==> flow/design.v <==
`timescale 1ns / 1ps
module dataReg #(parameter dataWidth=8)(
input i_clk,
input [dataWidth-1:0] i_data,
input i_data_valid,
output reg [dataWidth-1:0] o_data,
output reg o_data_valid
);
always @(posedge i_clk)
begin
    if(i_data_valid)
        o_data <= i_data;
    o_data_valid <= i_data_valid;
end
endmodule
`timescale 1ns / 1ps
module lineBuffer #(parameter dataWidth=8, imageWidth=512)(
input   i_clk,
input   [dataWidth-1:0] i_data,
input   i_data_valid,
output  [dataWidth-1:0] o_data,
output  o_data_valid
);
wire [dataWidth-1:0] w_data_out [imageWidth-1:0];
wire [imageWidth-1:0] w_data_valid;
assign o_data = w_data_out[imageWidth-1];
assign o_data_valid = w_data_valid[imageWidth-1];
generate
    genvar i;
    for(i=0;i<imageWidth;i=i+1)
    begin:loop
        if(i==0)
            dataReg #(.dataWidth(dataWidth))DR0(
                .i_clk(i_clk),
                .i_data(i_data),
                .i_data_valid(i_data_valid),
                .o_data(w_data_out[i]),
                .o_data_valid(w_data_valid[i])
            );
         else
            dataReg #(.dataWidth(dataWidth))DR(
                .i_clk(i_clk),
                .i_data(w_data_out[i-1]),
                .i_data_valid(i_data_valid),
                .o_data(w_data_out[i]),
                .o_data_valid(w_data_valid[i])
            );
    end
endgenerate
endmodule
`timescale 1ns / 1ps
module imageBuffer #(parameter dataWidth=1,kernelWidth=5,kernelHeight=5,imageWidth=256)(
input        i_clk,
input        i_rst,
input  [dataWidth-1:0] i_pixel_data,
input        i_pixel_data_valid,
output [kernelWidth*kernelHeight*dataWidth-1:0] o_data,
output       o_data_valid
);
integer counter;
integer outDataCounter;
reg data_valid_int;
always @(posedge i_clk)
if(i_rst)
begin
    counter <= 0;
    data_valid_int <= 1'b0;
end
else
begin
    if(i_pixel_data_valid & !data_valid_int)
        counter <= counter+1;
    else if(!i_pixel_data_valid & data_valid_int)
        counter <= counter-1;
    if(counter >= (((kernelHeight+1)/2)*imageWidth+(kernelWidth+1)/2))
        data_valid_int <= 1'b1;
    else
        data_valid_int <= 1'b0;
end
always @(posedge i_clk)
begin
    if(i_rst)
        outDataCounter <= 0;
    else if(outDataCounter==imageWidth-1 & data_valid_int)
        outDataCounter <= 0;
    else if(data_valid_int)
        outDataCounter <= outDataCounter+1;
end
assign o_data_valid = data_valid_int & (outDataCounter<imageWidth-kernelWidth+1);
wire [dataWidth-1:0] w_data_reg_out [kernelWidth*kernelHeight-1:0];
wire [kernelWidth*kernelHeight-1:0] w_data_reg_out_valid;
wire [dataWidth-1:0] line_buff_out [kernelHeight-2:0];
wire [kernelHeight-2:0] line_buff_out_valid;
generate
genvar i,j,k;
    for(i=kernelHeight-1;i>=0;i=i-1)
    begin:l1
        for(j=kernelWidth-1;j>=0;j=j-1)
        begin:l2
            for(k=0;k<dataWidth;k=k+1)
            begin:l3
                assign o_data[(kernelHeight-1-i)*kernelWidth*dataWidth+(kernelWidth-1-j)*dataWidth+k] = w_data_reg_out[i*kernelWidth+j][k];
            end
        end
    end
endgenerate
generate
    for(i=0;i<kernelHeight;i=i+1)
    begin:oloop
        for(j=0;j<kernelWidth;j=j+1)
        begin:iloop
            if(i==0&j==0)  
            begin
                dataReg #(.dataWidth(dataWidth))dR0(
                    .i_clk(i_clk),
                    .i_data(i_pixel_data),  
                    .i_data_valid(i_pixel_data_valid),
                    .o_data(w_data_reg_out[i*kernelWidth+j]),
                    .o_data_valid(w_data_reg_out_valid[i*kernelWidth+j])
                );
            end
            else if(j==0)  
            begin
                dataReg #(.dataWidth(dataWidth))dR1(
                    .i_clk(i_clk),
                    .i_data(line_buff_out[i-1]),  
                    .i_data_valid(i_pixel_data_valid),
                    .o_data(w_data_reg_out[i*kernelWidth+j]),
                    .o_data_valid(w_data_reg_out_valid[i*kernelWidth+j])
                );
            end
            else 
            begin
                dataReg #(.dataWidth(dataWidth))dR2(
                    .i_clk(i_clk),
                    .i_data(w_data_reg_out[i*kernelWidth+j-1]),  
                    .i_data_valid(i_pixel_data_valid),
                    .o_data(w_data_reg_out[i*kernelWidth+j]),
                    .o_data_valid(w_data_reg_out_valid[i*kernelWidth+j])
                );
            end
        end
    end
endgenerate
generate
    for(i=0;i<kernelHeight-1;i=i+1)
    begin:loop
        if(i==0)
        begin
            lineBuffer #(.dataWidth(dataWidth),.imageWidth(imageWidth-kernelWidth))lB0(
                .i_clk(i_clk),
                .i_data(w_data_reg_out[kernelWidth-1]),
                .i_data_valid(i_pixel_data_valid),
                .o_data(line_buff_out[i]),
                .o_data_valid(line_buff_out_valid[i])
            );
        end
        else
        begin
            lineBuffer #(.dataWidth(dataWidth),.imageWidth(imageWidth-kernelWidth))lB(
                .i_clk(i_clk),
                .i_data(w_data_reg_out[(i+1)*kernelWidth-1]),
                .i_data_valid(i_pixel_data_valid),
                .o_data(line_buff_out[i]),
                .o_data_valid(line_buff_out_valid[i])
            );        
        end
    end
endgenerate
endmodule
`timescale 1ns / 1ps
module imageBuffer2 #(parameter dataWidth=1,kernelWidth=2,kernelHeight=2,imageWidth=256)(
input        i_clk,
input        i_rst,
input  [dataWidth-1:0] i_pixel_data,
input        i_pixel_data_valid,
output [kernelWidth*kernelHeight*dataWidth-1:0] o_data,
output  reg  o_data_valid
);
integer counter;
always @(posedge i_clk)
if(i_rst)
begin
    counter <= 0;
    o_data_valid <= 1'b0;
end
else
begin
    if(i_pixel_data_valid & !o_data_valid)
        counter <= counter+1;
    else if(!i_pixel_data_valid & o_data_valid)
        counter <= counter-1;
    if(counter == (((kernelHeight)/2)*imageWidth+((kernelWidth)/2)) & i_pixel_data_valid)
        o_data_valid <= 1'b1;
    else if(counter > (((kernelHeight)/2)*imageWidth+(kernelWidth)/2))
        o_data_valid <= 1'b1;
    else
        o_data_valid <= 1'b0;
end
wire [dataWidth-1:0] w_data_reg_out [kernelWidth*kernelHeight-1:0];
wire [kernelWidth*kernelHeight-1:0] w_data_reg_out_valid;
wire [dataWidth-1:0] line_buff_out [kernelHeight-2:0];
wire [kernelHeight-2:0] line_buff_out_valid;
generate
genvar i,j,k;
    for(i=kernelHeight-1;i>=0;i=i-1)
    begin:l1
        for(j=kernelWidth-1;j>=0;j=j-1)
        begin:l2
            for(k=0;k<dataWidth;k=k+1)
            begin:l3
                assign o_data[(kernelHeight-1-i)*kernelWidth*dataWidth+(kernelWidth-1-j)*dataWidth+k] = w_data_reg_out[i*kernelWidth+j][k];
            end
        end
    end
endgenerate
generate
    for(i=0;i<kernelHeight;i=i+1)
    begin:oloop
        for(j=0;j<kernelWidth;j=j+1)
        begin:iloop
            if(i==0&j==0)  
            begin
                dataReg #(.dataWidth(dataWidth))dR0(
                    .i_clk(i_clk),
                    .i_data(i_pixel_data),  
                    .i_data_valid(i_pixel_data_valid),
                    .o_data(w_data_reg_out[i*kernelWidth+j]),
                    .o_data_valid(w_data_reg_out_valid[i*kernelWidth+j])
                );
            end
            else if(j==0)  
            begin
                dataReg #(.dataWidth(dataWidth))dR1(
                    .i_clk(i_clk),
                    .i_data(line_buff_out[i-1]),  
                    .i_data_valid(i_pixel_data_valid),
                    .o_data(w_data_reg_out[i*kernelWidth+j]),
                    .o_data_valid(w_data_reg_out_valid[i*kernelWidth+j])
                );
            end
            else 
            begin
                dataReg #(.dataWidth(dataWidth))dR2(
                    .i_clk(i_clk),
                    .i_data(w_data_reg_out[i*kernelWidth+j-1]),  
                    .i_data_valid(i_pixel_data_valid),
                    .o_data(w_data_reg_out[i*kernelWidth+j]),
                    .o_data_valid(w_data_reg_out_valid[i*kernelWidth+j])
                );
            end
        end
    end
endgenerate
generate
    for(i=0;i<kernelHeight-1;i=i+1)
    begin:loop
        if(i==0)
        begin
            lineBuffer #(.dataWidth(dataWidth),.imageWidth(imageWidth))lB0(
                .i_clk(i_clk),
                .i_data(i_pixel_data),
                .i_data_valid(i_pixel_data_valid),
                .o_data(line_buff_out[i]),
                .o_data_valid(line_buff_out_valid[i])
            );
        end
        else
        begin
            lineBuffer #(.dataWidth(dataWidth),.imageWidth(imageWidth))lB(
                .i_clk(i_clk),
                .i_data(line_buff_out[i-1]),
                .i_data_valid(i_pixel_data_valid),
                .o_data(line_buff_out[i]),
                .o_data_valid(line_buff_out_valid[i])
            );        
        end
    end
endgenerate
endmodule
`timescale 1ns / 1ps
module Convolution #(parameter ConvData=1)(
input i_clk,
input i_rst,
input i_data_valid,
input [71:0]i_data,
output reg o_data_valid,
output reg [23:0]o_data
    );
  integer i;
  reg [23:0] sum,mul;reg [23:0] BiasAdd,x;
  function [15:0] coeff;
    input integer n;
    case(n)
        0: coeff = 16'b1001011101000;
        1: coeff = 16'b1010001110000;
        2: coeff = 16'b111011010110;
        3: coeff = 16'b1100100101010;
        4: coeff = 16'b11111100;
        5: coeff = 16'b1001001111111;
        6: coeff = 16'b1100011011100;
        7: coeff = 16'b110010000000;
        8: coeff = 16'b1010010110010;
        9: coeff = 16'b1110111110101011;
        10: coeff = 16'b11100110000;
        11: coeff = 16'b1111011100111111;
        12: coeff = 16'b10101010010;
        13: coeff = 16'b1100100101011;
        14: coeff = 16'b101100111100;
        15: coeff = 16'b100001010000;
        16: coeff = 16'b111101000111;
        17: coeff = 16'b110011011000;
        18: coeff = 16'b1000100101000;
        19: coeff = 16'b10110111;
        20: coeff = 16'b1101011111000110;
        21: coeff = 16'b1001001010110;
        22: coeff = 16'b101110100001;
        23: coeff = 16'b1101101111101010;
        24: coeff = 16'b111001110000;
        25: coeff = 16'b1001111001100;
        26: coeff = 16'b1101111001111011;
        default: coeff = 16'b0;
    endcase
  endfunction
  function [23:0] bias;
    input integer n;
    case(n)
        0: bias = 24'b1011000100;
        1: bias = 24'b111111111011001001000010;
        2: bias = 24'b101000010000101;
        default: bias = 24'b0;
    endcase
  endfunction
wire [23:0] b_sel = bias(ConvData-1);
always@(posedge i_clk)
o_data_valid <= i_rst ? 1'b0 : i_data_valid;
always@(posedge i_clk)
begin
 sum = 0;x=0;
    for(i=9*(ConvData-1);i<(9*ConvData);i=i+1)
    begin
        mul = $signed(i_data[(i-(9*(ConvData-1)))*8+:8])*$signed(coeff(i));
        x=$signed(x)+$signed(mul);             
    end
    sum =  $signed(x);
    BiasAdd <= $signed(sum) + $signed(b_sel); 
         if(!b_sel[23] &!sum[23] & BiasAdd[23])  
               begin
                   o_data[23] <= 1'b0;
                   o_data[22:0] <= {23{1'b1}};
               end
           else if(b_sel[23] & sum[23] &  !BiasAdd[23])  
               begin
                   o_data[23] <= 1'b1;
                   o_data[22:0] <= {23{1'b0}};
               end
           else
                   o_data <= BiasAdd;
 end 
endmodule
`timescale 1ns / 1ps
module ReLu  #(parameter dataWidth=16,weightIntWidth=4) (
    input           clk,
    input           rst,
    input   [2*dataWidth-1:0]   ReLu_Input,
    input relu_data_valid_In,
    output reg relu_data_valid_Out,
    output  reg [dataWidth+3:0]  out
);
always @(posedge clk)
begin
    relu_data_valid_Out <= rst ? 1'b0 : relu_data_valid_In;
    if($signed(ReLu_Input) >= 0)
    begin
        if(|ReLu_Input[2*dataWidth-1-:weightIntWidth+1])  
            out <= {1'b0,{(dataWidth+3){1'b1}}};  
        else
            out <= ReLu_Input[2*dataWidth-2-weightIntWidth-:dataWidth+4];
    end
    else 
        out <= 0;      
end
endmodule
`timescale 1ns / 1ps
module maxpoolLogic #(parameter imageWidth=256)(
input   i_clk,
input   i_reset_n,
input   i_data_valid,
output o_data_valid
    );
 reg count;
 integer pixelCounter;
 assign o_data_valid = (i_data_valid && (pixelCounter<26) && count);
 always @(posedge i_clk)
 if(!i_reset_n)
 begin
    pixelCounter <= 0;
    count <= 1'b0;
 end
 else
 begin
    if(i_data_valid && pixelCounter == (2*imageWidth-1))
        pixelCounter <= 0;
    else if(i_data_valid) begin
        pixelCounter <= pixelCounter + 1;
    end
    if(i_data_valid)
        count <= ~count;
 end
 endmodule
`timescale 1ns / 1ps
module maxPooler(
    input   i_clk,
    input   i_rst,
    input[63:0] i_data_MP,
    input i_data_valid_MP,
    output reg [15:0] out_data_MP,
    output out_data_valid
    );
    integer i;
    reg [15:0] largest;
    always @(posedge i_clk) begin
        if(i_data_valid_MP)begin
            largest = i_data_MP[15:0];
            for(i=0;i<4;i=i+1)
            begin
                if(i_data_MP[16*i +: 16] > largest)
                    largest = i_data_MP[i*16+:16];
            end
            out_data_MP <= largest;
        end
    end
 maxpoolLogic  #(.imageWidth(26)) MDL(
    .i_clk(i_clk),
    .i_reset_n(!i_rst),
    .i_data_valid(i_data_valid_MP),
    .o_data_valid(out_data_valid)
 );
endmodule
`timescale 1ns / 1ps
module Conv_ReLu_MaxPool #(parameter ConvKernel=1)
                           (input[71:0] inputData,
                           input inputValid,
                           input clk,
                           input rst,
                           output[15:0] MP_Out,
                           output MPOut_valid
    );
    wire out_data_valid;
    wire[71:0] out_data;
    wire data_conv_valid;
    wire[23:0] conv_data;
    wire relu_data_valid_Out;
    wire[15:0]relu_out;
    wire[63:0] Out;
    wire Out_valid;
    Convolution #(.ConvData(ConvKernel))conv (
    .i_clk(clk),
    .i_rst(rst),
    .i_data_valid(inputValid),
    .i_data(inputData),
    .o_data_valid(data_conv_valid),
    .o_data(conv_data)
        );
    ReLu  #(.dataWidth(12),.weightIntWidth(0)) ReLu 
        (.clk(clk), .rst(rst),
        .ReLu_Input(conv_data),
        .relu_data_valid_In(data_conv_valid),
        .relu_data_valid_Out(relu_data_valid_Out),
        .out(relu_out));
     imageBuffer2 #(.dataWidth(16),.kernelWidth(2),.kernelHeight(2),.imageWidth(26)) IB2 (
               . i_clk(clk),
               .i_rst(rst),
               .i_pixel_data(relu_out),
               .i_pixel_data_valid(relu_data_valid_Out),
               .o_data(Out), 
               .o_data_valid(Out_valid) 
             );
      maxPooler MP(
                 .i_clk(clk),
                 .i_rst(rst),
                 .i_data_MP(Out),
                 .i_data_valid_MP(Out_valid),
                 .out_data_MP(MP_Out),
                 .out_data_valid(MPOut_valid)
                 );
endmodule
`timescale 1ns / 1ps
module cnn_layer1 (
    input         clk,
    input         rst,
    input  [7:0]  pix_in,
    input         pix_valid,
    output [15:0] mp_out0,
    output        mp_valid0,
    output [15:0] mp_out1,
    output        mp_valid1,
    output [15:0] mp_out2,
    output        mp_valid2
);
    wire [71:0] win_data;
    wire        win_valid;
    imageBuffer #(.dataWidth(8),.kernelWidth(3),.kernelHeight(3),.imageWidth(28)) IB (
        .i_clk(clk),
        .i_rst(rst),
        .i_pixel_data(pix_in),
        .i_pixel_data_valid(pix_valid),
        .o_data(win_data),
        .o_data_valid(win_valid)
    );
    Conv_ReLu_MaxPool #(.ConvKernel(1)) CRM1 (
        .inputData(win_data), .inputValid(win_valid), .clk(clk), .rst(rst),
        .MP_Out(mp_out0), .MPOut_valid(mp_valid0));
    Conv_ReLu_MaxPool #(.ConvKernel(2)) CRM2 (
        .inputData(win_data), .inputValid(win_valid), .clk(clk), .rst(rst),
        .MP_Out(mp_out1), .MPOut_valid(mp_valid1));
    Conv_ReLu_MaxPool #(.ConvKernel(3)) CRM3 (
        .inputData(win_data), .inputValid(win_valid), .clk(clk), .rst(rst),
        .MP_Out(mp_out2), .MPOut_valid(mp_valid2));
endmodule
Reports on cnn_layer1
The steps from the RTL of cnn_layer1 to its reports follow in flow order.
Lines are those of the file above, counted from 1.
Operators: Yosys type, input widths -> output width; for muxes data width and select width s.
Library cell names are shortened.
The mark -- stands for no value.
Set-up
  top module: cnn_layer1
  clock: clk
  standard-cell library: sky130hd
  library corner: tt_025C_1v80

Word level
Yosys after proc, flatten, opt, wreduce and memory -nomap, before mapping. Print and check cells are not counted. Equal cells are merged and count once.
Cells by class
  bitwise gates (word level): 22
  $add $sub $neg: 39
  reductions and logical operators: 29
  multipliers: 27
  magnitude comparators: 20
  multiplexer cells: 36
  equal/unequal tests: 7
Operators with widths (number)
  $mul 8x13->21 const B: 6
  $mul 8x14->22 const B: 5
  $mul 8x11->19 const B: 4
  $mul 8x12->20 const B: 3
  $mul 8x9->17 const B: 3
  $mul 8x10->18 const B: 2
  $mux 16: 18
  $add 32x2->32 const B: 8
  $mux 32: 8
  $mul 8x15->23 const B: 1
  $add 24x21->24: 7
  $add 24x22->24: 7
  $gt 16x16->1: 9
  $sub 32x2->32 const B: 4
  $lt 32x6->1 const B: 4
  $eq 32x6->1 const B: 4
  $mul 8x8->16 const B: 1
  $mul 8x7->15 const B: 1
  $gt 32x6->1 const B: 3
  $eq 32x7->1 const B: 3
  $mul 8x6->14 const B: 1
  $ge 24x1->1 const B: 3
  $add 23x21->24: 2
  $add 24x16->24 const B: 2
  $add 24x23->24: 2
  $mux 15: 3
  $ge 32x7->1 const B: 1
  $add 23x23->24: 1
Not listed: further kinds 13, cells in them 64.
Storage and ports
  bits of input ports: 11
  flip-flop bits (word level): 2321

Longest topological paths
Yosys ltp: most cells in a row. Word level: on the elaborated netlist, between registers, memories and ports. Mapped: between sequential cells and ports; inverters and the memories' decode and read muxes count.
Depth
  word-level depth: 11
  ABC_AREA: 0
  depth in mapped cells: 46
  gate-level depth less buffers: 45

After synthesis
Source: synth_stat.txt of the flow (Yosys; design flattened, memories mapped). It holds for the ABC_AREA given above (unset counts as 0); a run with the other value may have another netlist.
Cell types
  edfxtp_1: number 1864, area in all 5.6E+04 µm²
  fa_1: number 1123, area in all 2.25E+04 µm²
  ha_1: number 1466, area in all 1.83E+04 µm²
  dfxtp_1: number 415, area in all 8.31E+03 µm²
  inv_1: number 1964, area in all 7372.07 µm²
  xnor2_1: number 346, area in all 3.03E+03 µm²
  a21oi_1: number 413, area in all 2.07E+03 µm²
  nor2_1: number 550, area in all 2064.48 µm²
  xor2_1: number 229, area in all 2.01E+03 µm²
  mux2i_1: number 129, area in all 1.29E+03 µm²
  nand2_1: number 274, area in all 1.03E+03 µm²
  a21o_1: number 136, area in all 1.02E+03 µm²
  o21ai_0: number 197, area in all 985.946 µm²
  nor2b_1: number 129, area in all 807.024 µm²
  mux2_2: number 54, area in all 608.083 µm²
  nand3_1: number 107, area in all 535.514 µm²
  o21bai_1: number 70, area in all 525.504 µm²
  nand4_1: number 83, area in all 519.248 µm²
Not listed: further types 79, cells in them 972.
Synthesis totals
  mapped flip-flops: 2279
  buffers: 95
  chip area (Yosys): 135615.1 µm²
  cell count: 10521
By module: a second synthesis without flattening, with its own total; a netlist apart from the flattened one above.
Second synthesis, totals
  cell total of the unflattened synthesis: 11829
  area total of the unflattened synthesis: 150150.3 µm²
Each row is one instance without its submodules.
Modules
  dataReg #(dataWidth=16): cells 17, times used 90, area 500.5 µm²
  Convolution #(ConvData=3): cells 2255, times used 1, area 21750.9 µm²
  Convolution #(ConvData=2): cells 2003, times used 1, area 20103.0 µm²
  Convolution #(ConvData=1): cells 2138, times used 1, area 19802.7 µm²
  dataReg #(dataWidth=8): cells 9, times used 59, area 260.2 µm²
  maxPooler: cells 345, times used 3, area 2910.3 µm²
  imageBuffer2: cells 360, times used 3, area 2829.0 µm²
  maxpoolLogic #(imageWidth=26): cells 199, times used 3, area 1696.6 µm²
  imageBuffer: cells 555, times used 1, area 4316.6 µm²
  ReLu: cells 35, times used 3, area 490.5 µm²
  lineBuffer: cells 0, times used 3, area 0.0 µm²
  lineBuffer: cells 0, times used 2, area 0.0 µm²
  Conv_ReLu_MaxPool #(ConvKernel=1): cells 0, times used 1, area 0.0 µm²
  Conv_ReLu_MaxPool #(ConvKernel=2): cells 0, times used 1, area 0.0 µm²
Further modules, not shown: 2.

Path before layout
Source: OpenSTA report_checks on the synthesized netlist (no wires, ideal clock, input and output delay 20% of the period each), path of least setup slack; recovery checks are left aside. Register names are those of the netlist, which keeps one name where synthesis merged equal registers.
Path after synthesis
  path kind: reg2reg
  start: register CRM2.ReLu.relu_data_valid_Out
  end: register CRM2.IB2.counter[31]
  required time: 13.872 ns
  delay of the path: 36.641 ns
  period: 14.0 ns
  launch time at the first pin: 0.000 ns
  setup time: 0.128 ns
  stages on the path: 14
  path slack: -22.640 ns
  arrival time: 36.513 ns
  synthesis period reached: 36.64 ns
"delay of the path" is the arrival time less input delay plus setup time.
"stages on the path": output pins that drive a net of the path, with the launching flip-flop's if there is one; two outputs of one cell count as two.
"synthesis period reached" = period - worst setup slack (recovery checks aside). The figure is calculated, with input and output delays left at 20% of the set period.
The rows between start and end are the longest chain of elaborated cells between them; the timing report does not say that the signal goes this way. Where chains are equally long, one stands for them.
A line is the first line of the expression or statement that the cell stems from. Yosys adds cells for indexed reads and writes and turns some case tables into memories.
At most two assigning lines are given for a register; there are more.
Between the ends, after synthesis
  cell sequence: dfxtp_1 ha_1 inv_1 ha_1 or3_1 o221a_2 o31a_1 a31oi_1 o41a_1 a21oi_1 a41oi_1 mux2_2 xnor2_1 nor2_1
  length of the longest elaborated chain: 4
  elaborated cells between the ends (all ways): 6
  those cells by class: 2 x mux; 2 x logic; 2 x reduce/logical
Ends and longest elaborated chain, after synthesis
  start: declaration: RTL line 367  | output reg relu_data_valid_Out,
  start: assignment: RTL line 372  | relu_data_valid_Out <= rst ? 1'b0 : relu_data_valid_In;
  $logic_not 1->1: RTL line 191  | else if(!i_pixel_data_valid & o_data_valid)
  $and 1x1->1: RTL line 191
  $mux 32: RTL line 191
  $mux 32: RTL line 189  | if(i_pixel_data_valid & !o_data_valid)
  end: assignment: RTL line 190  | counter <= counter+1;
  end: assignment: RTL line 192  | counter <= counter-1;
  end: declaration: RTL line 180  | integer counter;

Worst path after layout
Path of least setup slack in the final report of run A (OpenROAD, finished layout, wires in). Where an end is a register, its clock arrival counts in the times.
Path post-layout
  path kind: reg2reg
  start: register IB.oloop[1].iloop[2].genblk1.genblk1.dR2.o_data[5]
  end: register CRM3.conv.BiasAdd[23]
  required time: 11.84 ns
  launch time at the first pin: 0.90 ns
  arrival time: 11.49 ns
  setup time: 0.11 ns
  path slack: 0.35 ns
  stages on the path: 40
  period: 11.0 ns
The rows between start and end are the longest chain of elaborated cells between them; the timing report does not say that the signal goes this way. Where chains are equally long, one stands for them.
Between the ends, post-layout
  cell sequence: edfxtp_1 inv_1 ha_1 inv_1 ha_1 inv_1 fa_1 fa_1 inv_1 ha_1 a21oi_2 nor2b_1 o21a_1 nor3_4 o31ai_2 o41ai_2 buf_4 xnor2_1 (+4 left out) fa_1 fa_1 fa_1 fa_1 inv_1 fa_1 inv_1 fa_1 inv_1 ha_1 or3_1 a211o_1 a2111o_1 a31o_2 a21oi_1 xnor2_1 nand4_1 xor2_1
  length of the longest elaborated chain: 8
  elaborated cells between the ends (all ways): 8
  those cells by class: 7 x add/sub; 1 x mul
Ends and longest elaborated chain, post-layout
  start: declaration: RTL line 6  | output reg [dataWidth-1:0] o_data,
  start: assignment: RTL line 12  | o_data <= i_data;
  $mul 8x13->21: RTL line 342  | mul = $signed(i_data[(i-(9*(ConvData-1)))*8+:8])*$signed(coeff(i));
  $add 24x22->24: RTL line 343  | x=$signed(x)+$signed(mul);
  $add 24x21->24: RTL line 343
  $add 24x23->24: RTL line 343
  $add 24x21->24: RTL line 343
  $add 24x22->24: RTL line 343
  $add 24x23->24: RTL line 343
  $add 24x16->24: RTL line 346  | BiasAdd <= $signed(sum) + $signed(b_sel);
  end: assignment: RTL line 346
  end: declaration: RTL line 291  | reg [23:0] sum,mul;reg [23:0] BiasAdd,x;

Hand-over note for cnn_layer1

cnn_layer1 through Yosys and OpenROAD on sky130hd: 3 stored runs, unordered, with their settings and measured results. The constraints put input and output delay at 20% of the set period each and load the outputs with 0.01 pF.
"achieved clock period" = clock period - worst setup slack. The figure is calculated, with input and output delays left at 20% of the set period.
[run A] settings: CORE_UTILIZATION=40, PLACE_DENSITY=0.6, period_ns=11.0, CAP_MARGIN=20, CORE_MARGIN=2, SLEW_MARGIN=20
[run A] result: chip area after synthesis (Yosys) 135615.1 µm², die area 343713.0 µm², utilization 0.458, worst setup slack after layout 0.347 ns, worst hold slack 0.360 ns, achieved clock period 10.653 ns
[run B] settings: ABC_AREA=1, CORE_ASPECT_RATIO=0.56, CORE_UTILIZATION=43, CTS_CLUSTER_SIZE=45, GPL_ROUTABILITY_DRIVEN=0, SETUP_SLACK_MARGIN=5.0, TNS_END_PERCENT=90, period_ns=16.8, CAP_MARGIN=20, CORE_MARGIN=2, SLEW_MARGIN=20
[run B] result: chip area after synthesis (Yosys) 141454.4 µm², die area 333764.0 µm², utilization 0.475, worst setup slack after layout 5.368 ns, worst hold slack 0.329 ns, achieved clock period 11.432 ns
[run C] settings: CELL_PAD_IN_SITES_GLOBAL_PLACEMENT=3, CORE_ASPECT_RATIO=1.3, CORE_MARGIN=7, CORE_UTILIZATION=20, CTS_CLUSTER_DIAMETER=32, GPL_TIMING_DRIVEN=1, MAX_ROUTING_LAYER=met4, MIN_ROUTING_LAYER=met1, PLACE_DENSITY_LB_ADDON=0.01, SLEW_MARGIN=35, period_ns=19.1, CAP_MARGIN=20
[run C] result: chip area after synthesis (Yosys) 135615.1 µm², die area 701525.0 µm², utilization 0.251, worst setup slack after layout 5.916 ns, worst hold slack 0.360 ns, achieved clock period 13.184 ns

End of note.
